==> flow/design.v <==
`timescale 1ns / 1ps
module add_sub #(parameter WIDTH = 15)(
input signed [WIDTH:0] a,b,
input sel, 
output signed [WIDTH:0] out
);
wire [WIDTH+1:0] sum;
assign sum = sel?a-b:a+b;
assign out = {sum[WIDTH+1],sum[WIDTH-1:0]};
endmodule
`timescale 1ns / 1ps
module mux #(parameter WIDTH = 15)(
input [WIDTH:0] a,b,
input sel,
output [WIDTH:0]out
);
assign out = sel?b:a;
endmodule
`timescale 1ns / 1ps
module shifter#(parameter WIDTH = 15)(
input signed [WIDTH:0] a,
output signed [WIDTH:0] b,
input m , 
input [3:0] i
);
assign b = m? (a)>>>i :((i!=0)?(a)>>>(i-1):a);
endmodule
`timescale 1ns / 1ps
module rom#(parameter WIDTH = 15)(
input clk,
input sel ,
input [3:0] i,
output [WIDTH:0] rom_out
    );
 reg [WIDTH:0] rom_mem [0:19] ;
 initial begin
 rom_mem[0] =  16'b0000010000000000;
 rom_mem[1] =  16'b0000001000000000;
 rom_mem[2] =  16'b0000000100000000;
 rom_mem[3] =  16'b0000000010000000;
 rom_mem[4] =  16'b0000000001000000;
 rom_mem[5] =  16'b0000000000100000;
 rom_mem[6] =  16'b0000000000010000;
 rom_mem[7] =  16'b0000000000001000;
 rom_mem[8] =  16'b0000000000000100;
 rom_mem[9] =  16'b0000000000000010;
 rom_mem[10] =  16'b0000001000110010;
 rom_mem[11] =  16'b0000000100000110;
 rom_mem[12] =  16'b0000000010000001;
 rom_mem[13] =  16'b0000000001000000;
 rom_mem[14] =  16'b0000000000100000;
 rom_mem[15] =  16'b0000000000010000;
 rom_mem[16] =  16'b0000000000001000;
 rom_mem[17] =  16'b0000000000000100;
 rom_mem[18] =  16'b0000000000000010;
 rom_mem[19] =  16'b0000000000000001;
 end   
 assign rom_out = sel?rom_mem[i+9]:rom_mem[i-1];
endmodule
`timescale 1ns / 1ps
module recon_controlpath(
input clk,reset,
output reg selmx,selmy,selmz,
output reg [3:0]  i
);
reg start;
always @ (posedge clk) begin
    if(reset) begin 
        i <= 0;
        selmx <= 0;
        selmy <= 0;
        selmz <= 0; 
        start <= 1;
    end
    else if(start) begin
        if(i!=0) begin
        selmx <= 1;
        selmy <= 1;
        selmz <= 1; 
        end
        if(i != 10) begin
         i <= i+1;
        end
        else if (i==10) begin
            start <= 0;
            i <= 0;
            selmx <= 0;
            selmy <= 0;
            selmz <= 0; 
        end
    end
end
endmodule
`timescale 1ns / 1ps
module recon_datapath#(parameter WIDTH = 15)(
input clk,
input m,div,
input [WIDTH:0] Xo,Yo,Zo ,
input selmx,selmy,selmz,
output reg [WIDTH:0] Xout,Yout, Zout,
input [WIDTH:0] z_rom,
input [3:0] i
);
wire [WIDTH:0] x_mux, y_mux , z_mux;
wire [WIDTH:0] x_asout, y_asout , z_asout; 
wire [WIDTH:0] x_fout;
mux m_x(Xo , Xout , selmx , x_mux);
mux m_y(Yo , Yout , selmy , y_mux);
mux m_z(Zo , Zout , selmz , z_mux);
reg [WIDTH:0] Xi , Yi , Zi;
wire di = div?(~y_mux[15]):z_mux[15];
always @ (posedge clk) begin 
if(i!=0) begin
    Xout <= x_fout;
    Yout <= y_asout;
    Zout <= z_asout;
end
end
wire [WIDTH:0] x_sft, y_sft; 
shifter shftx(x_mux ,x_sft ,m, i);
shifter shfty(y_mux ,y_sft,m, i);
add_sub X_as(x_mux , y_sft ,di, x_asout);
add_sub Y_as(y_mux , x_sft ,di, y_asout);
add_sub Z_as(z_mux , z_rom ,~(di), z_asout);
mux m_xout(x_mux, x_asout , m , x_fout);
endmodule
`timescale 1ns / 1ps
module recon#(parameter WIDTH = 15)(
input clk,reset,m,div,
input [WIDTH:0] Xo, Yo ,Zo,
output [WIDTH:0] Xout , Yout , Zout,
output [3:0] i
);
wire selmx,selmy,selmz;
wire [WIDTH:0] rom_out ;
recon_datapath dt(clk,m,div,Xo,Yo,Zo,selmx, selmy,selmz,Xout, Yout, Zout ,rom_out, i);
recon_controlpath ct(clk,reset,selmx,selmy,selmz,i);
rom rm(clk,m,i,rom_out);
endmodule
`timescale 1ns / 1ps
module latch#(parameter WIDTH=15)(
input [WIDTH:0] Xout,Yout,Zout,
input [3:0] i,
input clk,reset,
output reg [WIDTH:0] X_H,Y_H,Z_H,
input af_en);
always@(posedge clk) begin
    if(reset) begin
        X_H<=16'b0;
        Y_H<=16'b0;
        Z_H<=16'b0;
    end
    else if(i==10&af_en)begin
        X_H<=16'b0000010011010100;
        Y_H<=16'b0;
        Z_H<=Yout;
    end
end
endmodule
`timescale 1ns / 1ps
module ResetLogic#(parameter WIDTH=15 )(
input ext_reset,
input clk,
output reg reset1,reset2,reset3,complete
);
reg [5:0] counter;
always@(posedge clk)begin
    if(ext_reset) begin
        reset1<=1;
        reset2<=1;
        reset3 <=1;
        complete <= 0;
        counter<=0;
    end
    else if(counter==0)begin
        counter<=counter+1;
        reset1<=0;
    end
    else if(counter==11) begin
        reset2<=0;
        counter <= counter + 1;
    end
    else if (counter == 22) begin 
        reset3 <= 0;
        counter <= counter + 1;
    end
    else if(counter ==33) begin
        complete <= 1;
    end
    else if(counter <34) begin 
        counter <= counter + 1;
    end
end
endmodule
`timescale 1ns / 1ps
module Neuron#(parameter WIDTH=15)(
input [WIDTH:0] Xo,Yo,Zo,
input clk,reset,
output [WIDTH:0] Sin_H,Cos_H,Z, 
output reset3,complete,
output [WIDTH:0] Yout,
input af_en
);
wire reset1,reset2;
wire zz;
assign Z=Yout;
wire[WIDTH:0] Xout,Zout;
wire [3:0] i1,i2;
wire [WIDTH:0] X_H,Y_H,Z_H;
reg [3:0] i1_d;
ResetLogic RL(reset,clk,reset1,reset2,reset3,complete);
recon linear(clk,reset1,1'b0,1'b0,Xo, Yo ,Zo,Xout , Yout , Zout, i1);
always @(posedge clk) i1_d <= i1;
latch l1(Xout,Yout,Zout, i1_d,clk,reset1,X_H,Y_H,Z_H,af_en);
recon hyperbolic(clk,reset2,1'b1,1'b0,X_H,Y_H,Z_H,Cos_H,Sin_H,zz,i2);
endmodule
`timescale 1ns / 1ps
module recon_top_level#(parameter WIDTH = 15)( 
input [WIDTH:0] Xo, Zo , Yo,
input clk,
input ext_reset,
input [1:0] sel,
output [WIDTH:0] mac_out,
output [WIDTH:0] f,
input af_en,
output complete
);
wire [WIDTH:0] z, coshz, sinhz;
wire reset3;
Neuron #(WIDTH)inneuron(Xo,Yo,Zo,clk,ext_reset, sinhz,coshz,z,reset3,complete,mac_out,af_en);
wire sign_z=z[WIDTH];
wire [WIDTH:0]relu ;
assign relu=sign_z?0:z;
wire [WIDTH:0] ez, ez_1;
add_sub #(WIDTH) adder1(coshz, sinhz, sel[0], ez);
add_sub #(WIDTH) adder2(ez, 16'b0000010000000000, sel[0], ez_1);
wire [WIDTH:0] w2,w3;
wire [WIDTH:0] divisor , dividend;
mux  #(WIDTH)m1(ez, coshz, sel[0], w2);
mux #(WIDTH) m2(ez_1, sinhz, sel[0], w3);
wire [WIDTH:0] div_out;
assign divisor =  {w3[15], (w3[14:0]>>2) };
assign dividend = {w2[15], (w2[14:0]>>2) };
wire [WIDTH:0] X_divout,Y_divout;
recon #(WIDTH) r_div(
 clk,reset3,1'b0,1'b1,
divisor, dividend ,16'b0,
 X_divout , Y_divout , div_out
);
assign f=sel[1]?(sel[0]?mac_out:relu):div_out;  
endmodule
---- Tool chain data of recon_top_level ----
Tool output for the design above, in the order of the flow.
Line numbers count from 1 in the design file above.
Library cell names are shortened.
The mark n/a stands for no value.
set-up
  top ..................................... recon_top_level
  clock input ............................. clk
  standard-cell library ................... sky130hd
  timing corner ........................... tt_025C_1v80

---- Word level ----
Source: Yosys, flattened and elaborated, memories not mapped. Widths are those after wreduce. Registers that Yosys merges into a memory's read port (data or address) are not register bits. Print and check cells do not count. Equal cells are merged and count once.
Memory sizes are those after Yosys's memory passes, which may raise the word count (mostly to a power of two), join words into wider ones and drop unused or constant bits.
bit counts
  cells after elaboration ................. 165
  memory cells ............................ 3
  bits of input ports ..................... 53
  flip-flop bits (word level) ............. 199
  bits in read-only memories .............. 660
memories
  memory                          words  bits a word  read ports  write ports  RTL line  text
  inneuron.hyperbolic.rm.rom_mem  20     11           1           0            35        reg [WIDTH:0] rom_mem [0:19] ;
  inneuron.linear.rm.rom_mem      20     11           1           0            35
  r_div.rm.rom_mem                20     11           1           0            35
operators by class
  bitwise logic cells ..................... 4
  shift-type cells ........................ 4
  add/sub/neg operators ................... 24
  multiplexer cells ....................... 71
  magnitude comparators ................... 1
  eq/ne operators ......................... 11
  reductions and logical operators ........ 15
operators by type and width
  operator                                                                count
  16-bit two-way mux                                                      15
  16-bit by 16-bit adder with 17-bit output                               8
  16-bit by 16-bit subtractor with 17-bit output                          8
  17-bit two-way mux                                                      8
  16-bit by 32-bit >>> shifter with 16-bit output                         2
  1-bit two-way mux                                                       36
  16-bit by 4-bit >>> shifter with 16-bit output                          2
  6-bit two-way mux                                                       5
  4-bit two-way mux                                                       6
  16-bit by 12-bit adder with 17-bit output (second input constant)       1
  4-bit equality test (second input constant)                             4
  4-bit inequality test (second input constant)                           4
  4-bit nonzero test                                                      4
  15-bit two-way mux                                                      1
  4-bit by 1-bit adder with 4-bit output (second input constant)          3
  2-bit AND reduction                                                     5
  4-bit by 1-bit subtractor with 5-bit output (second input constant)     2
  2-bit nonzero test                                                      3
  6-bit by 1-bit adder with 6-bit output (second input constant)          1
  6-bit by 4-bit equality test with 1-bit output (second input constant)  1
  6-bit by 5-bit equality test with 1-bit output (second input constant)  1
  6-bit less-than comparator (second input constant)                      1
  6-bit equality test (second input constant)                             1
  6-bit zero test                                                         1
  4-bit by 4-bit adder with 5-bit output (second input constant)          1
  4-bit AND reduction                                                     1
  1-bit inverter                                                          3
  3-bit AND reduction                                                     1
  1-bit AND                                                               1

---- Logic depth ----
Yosys ltp: most cells in a row. Word level: on the elaborated netlist, between registers, memories and ports. Mapped: between sequential cells and ports; inverters and the memories' decode and read muxes count.
depth
  depth in word-level cells ............... 9
  ABC_AREA ................................ 1
  gate-level depth with buffers ........... 54

---- Synthesis result ----
Yosys stat after the flow's synthesis: flattened, memories mapped to cells. It holds for the ABC_AREA given above (unset counts as 0); a run with the other value may have another netlist.
mapped netlist
  mapped cells ............................ 2819
  cell area after synthesis ............... 19471.2 um^2
  flip-flops .............................. 199
  sequential part of the area ............. 5425.2 um^2
  buffer cells ............................ 94
cells by type
  cell type  count
  edfxtp_1   144
  nand2_1    722
  ha_1       157
  inv_1      360
  xor2_1     149
  dfxtp_1    55
  o21ai_0    213
  a21oi_1    178
  nand3_1    178
  nor2_1     226
  xnor2_1    53
  clkbuf_1   64
  o211ai_1   28
  nand3_2    16
  nand2_2    24
  fa_1       7
  nor3_1     27
  or2_2      19
Other cell types: 43; their cells: 199.

---- Worst setup path after synthesis ----
Path of least setup slack by OpenSTA after synthesis, without wires, with an ideal clock, recovery checks aside; 20% of the period is set as input and as output delay. Where synthesis merged equal registers, the netlist keeps one of their names.
path post-synthesis
  kind .................................... in2reg
  from .................................... input port sel[0]
  to ...................................... register r_div.dt.Yout[15]
  setup time .............................. 0.259 ns
  arrival ................................. 7.770 ns
  delay of the path ....................... 6.329 ns
  clock period ............................ 8.5 ns
  input delay ............................. 1.700 ns
  setup slack ............................. 0.471 ns
  driving pins on the path ................ 49
  time at the first pin ................... 1.700 ns
  period reached after synthesis .......... 8.029 ns
"delay of the path" = arrival - input delay + setup time.
"driving pins on the path" counts driving pins, that of a launching flip-flop among them; a cell with two outputs on the path counts twice.
"period reached after synthesis" = period - worst setup slack (recovery checks aside). The figure is calculated, with input and output delays left at 20% of the set period.
Between the ends stands the longest chain of elaborated cells between them, by number of cells; it is not shown to be the way that was timed. Of several equally long chains one is given.
Each line given opens the expression or statement behind the cell; cells for indexed reads and writes are added by Yosys, which also makes memories of some case tables.
between the ends, post-synthesis
  cell sequence ........................... clkbuf_1 -> inv_1 -> clkbuf_1 -> clkbuf_1 -> clkbuf_1 -> nand2_1 -> xor2_1 -> ha_1 -> nand3_1 -> nor3_1 -> nand2_1 -> nand3_1 -> nand2_1 -> nand2_1 -> ha_1 -> inv_1 -> nor2_1 -> nand3_1 -> [... 13 more ...] -> nand2_1 -> o21ai_0 -> fa_1 -> a21o_1 -> a21oi_1 -> o21ai_0 -> nand3_1 -> nand2_1 -> nand3_1 -> nand2_1 -> a21oi_1 -> inv_1 -> a21oi_1 -> o21ai_0 -> a21oi_1 -> nor2_1 -> nand3_1 -> nand3_1
  length of the longest elaborated chain .. 8
  elaborated cells on any way between the ends .. 11
  RTL lines with such cells ............... 3
  those cells by class .................... 3 x add/sub; 1 x shift; 7 x mux
ends and longest elaborated chain, post-synthesis
  what                                             RTL line  text
  start, declared                                  222       input [1:0] sel,
  17-bit two-way mux                               8         assign sum = sel?a-b:a+b;
  16-bit by 12-bit adder with 17-bit output        8
  16-bit two-way mux x2                            17        assign out = sel?b:a;
  16-bit by 32-bit >>> shifter with 16-bit output  26        assign b = m? (a)>>>i :((i!=0)?(a)>>>(i-1):a);
  16-bit two-way mux                               26
  16-bit by 16-bit subtractor with 17-bit output   8
  17-bit two-way mux                               8
  end, assigned                                    115       Yout <= y_asout;
  end, declared                                    100       output reg [WIDTH:0] Xout,Yout, Zout,

---- Worst path after layout ----
From the final timing report of run 1: the path of least setup slack in the routed layout; clock arrival at registers is part of the times.
path after layout
  kind .................................... in2reg
  from .................................... input port sel[0]
  to ...................................... register r_div.dt.Yout[15]
  arrival ................................. 7.56 ns
  clock period ............................ 8.31 ns
  input delay ............................. 1.66 ns
  setup slack ............................. 0.99 ns
  driving pins on the path ................ 46
  setup time .............................. 0.24 ns
  time at the first pin ................... 1.66 ns
Between the ends stands the longest chain of elaborated cells between them, by number of cells; it is not shown to be the way that was timed. Of several equally long chains one is given.
between the ends, after layout
  cell sequence ........................... dlymetal6s2s_1 -> buf_4 -> or2_2 -> xor2_1 -> inv_1 -> ha_1 -> nand2_1 -> nor2_1 -> o21bai_1 -> nand4_1 -> nand2_1 -> ha_1 -> inv_1 -> nor2_1 -> nand3_1 -> nand2_1 -> nand2_1 -> nand2_2 -> [... 10 more ...] -> nand2_1 -> o21ai_1 -> fa_1 -> a21o_1 -> a21oi_2 -> o21ai_2 -> nand3_1 -> nand2_1 -> nand3_1 -> nand2_1 -> a21oi_1 -> inv_1 -> a21oi_2 -> o21ai_1 -> a21oi_1 -> nor2_1 -> nand3_1 -> nand3_1
  length of the longest elaborated chain .. 8
  elaborated cells on any way between the ends .. 11
  RTL lines with such cells ............... 3
  those cells by class .................... 3 x add/sub; 1 x shift; 7 x mux
ends and longest elaborated chain, after layout
  what                                             RTL line  text
  start, declared                                  222       input [1:0] sel,
  17-bit two-way mux                               8         assign sum = sel?a-b:a+b;
  16-bit by 12-bit adder with 17-bit output        8
  16-bit two-way mux x2                            17        assign out = sel?b:a;
  16-bit by 32-bit >>> shifter with 16-bit output  26        assign b = m? (a)>>>i :((i!=0)?(a)>>>(i-1):a);
  16-bit two-way mux                               26
  16-bit by 16-bit subtractor with 17-bit output   8
  17-bit two-way mux                               8
  end, assigned                                    115       Yout <= y_asout;
  end, declared                                    100       output reg [WIDTH:0] Xout,Yout, Zout,

--- measured runs ---
recon_top_level through Yosys and OpenROAD on sky130hd: 2 stored runs, unordered, with their settings and measured results. The constraints put input and output delay at 20% of the set period each and load the outputs with 0.01 pF.
"achieved clock period (ns)" means the clock period less the worst setup slack. The figure is calculated, with input and output delays left at 20% of the set period.
By "worst setup path time (ns)" is meant the share of the clock period that the worst setup path is allowed (20% is reserved at inputs, 20% at outputs), minus its slack. Clock arrival times at its registers enter into it.
"finish__power__total" is the tool's figure for a default switching activity; nothing was simulated.

Flow files of run 1
==> flow/run.sh <==
#!/bin/bash
# the make line also repeats the synthesis and layout settings of config.mk as NAME=value (left out here)
make -C /OpenROAD-flow-scripts/flow DESIGN_CONFIG=/design/flow/config.mk WORK_HOME=/design/flow/orfs CLKGATE_MAP_FILE= finish
==> flow/config.mk <==
export PLATFORM = sky130hd
export DESIGN_NAME = recon_top_level
export DESIGN_NICKNAME = recon_top_level
export VERILOG_FILES = /design/flow/design.v
export SDC_FILE = /design/flow/constraint.sdc
export NUM_CORES = 4
export LEC_CHECK = 0
export ABC_AREA = 1
export CAP_MARGIN = 20
export CELL_PAD_IN_SITES_DETAIL_PLACEMENT = 0
export CELL_PAD_IN_SITES_GLOBAL_PLACEMENT = 2
export CORE_MARGIN = 2
export CORE_UTILIZATION = 40
export CTS_CLUSTER_DIAMETER = 57
export CTS_CLUSTER_SIZE = 83
export GPL_ROUTABILITY_DRIVEN = 1
export GPL_TIMING_DRIVEN = 1
export MAX_ROUTING_LAYER = met4
export SLEW_MARGIN = 20
export TNS_END_PERCENT = 15
==> flow/constraint.sdc <==
create_clock -name core_clock -period 8.31 [get_ports {clk}]
set_input_delay 1.6620 -clock core_clock [delete_from_list [all_inputs] [get_ports {clk}]]
set_output_delay 1.6620 -clock core_clock [all_outputs]
set_load 0.01 [all_outputs]

report of run 1
yosys chip area after synthesis (um^2): 19471.2
finish__design__die__area: 50458.6
finish__design__instance__area__stdcell: 21817.2
finish__design__instance__utilization: 0.4560
finish__timing__setup__ws: 0.993
finish__timing__setup__tns: 0.000
finish__timing__hold__ws: 0.440
finish__power__total: 3.708e-03
achieved clock period (ns): 7.317
worst setup path time (ns): 5.66
worst setup path kind: in2reg

Flow files of run 2
==> flow/run.sh <==
#!/bin/bash
# the make line also repeats the synthesis and layout settings of config.mk as NAME=value (left out here)
make -C /OpenROAD-flow-scripts/flow DESIGN_CONFIG=/design/flow/config.mk WORK_HOME=/design/flow/orfs CLKGATE_MAP_FILE= finish
==> flow/config.mk <==
export PLATFORM = sky130hd
export DESIGN_NAME = recon_top_level
export DESIGN_NICKNAME = recon_top_level
export VERILOG_FILES = /design/flow/design.v
export SDC_FILE = /design/flow/constraint.sdc
export NUM_CORES = 4
export LEC_CHECK = 0
export CAP_MARGIN = 20
export CELL_PAD_IN_SITES_DETAIL_PLACEMENT = 1
export CORE_MARGIN = 2
export CORE_UTILIZATION = 40
export CTS_CLUSTER_DIAMETER = 155
export SLEW_MARGIN = 20
==> flow/constraint.sdc <==
create_clock -name core_clock -period 8.5 [get_ports {clk}]
set_input_delay 1.7000 -clock core_clock [delete_from_list [all_inputs] [get_ports {clk}]]
set_output_delay 1.7000 -clock core_clock [all_outputs]
set_load 0.01 [all_outputs]

report of run 2
yosys chip area after synthesis (um^2): 20226.9
finish__design__die__area: 52381.5
finish__design__instance__area__stdcell: 23228.5
finish__design__instance__utilization: 0.4639
finish__timing__setup__ws: 0.304
finish__timing__setup__tns: 0.000
finish__timing__hold__ws: 0.457
finish__power__total: 3.757e-03
achieved clock period (ns): 8.196
worst setup path time (ns): 6.50
worst setup path kind: in2reg
--- end ---
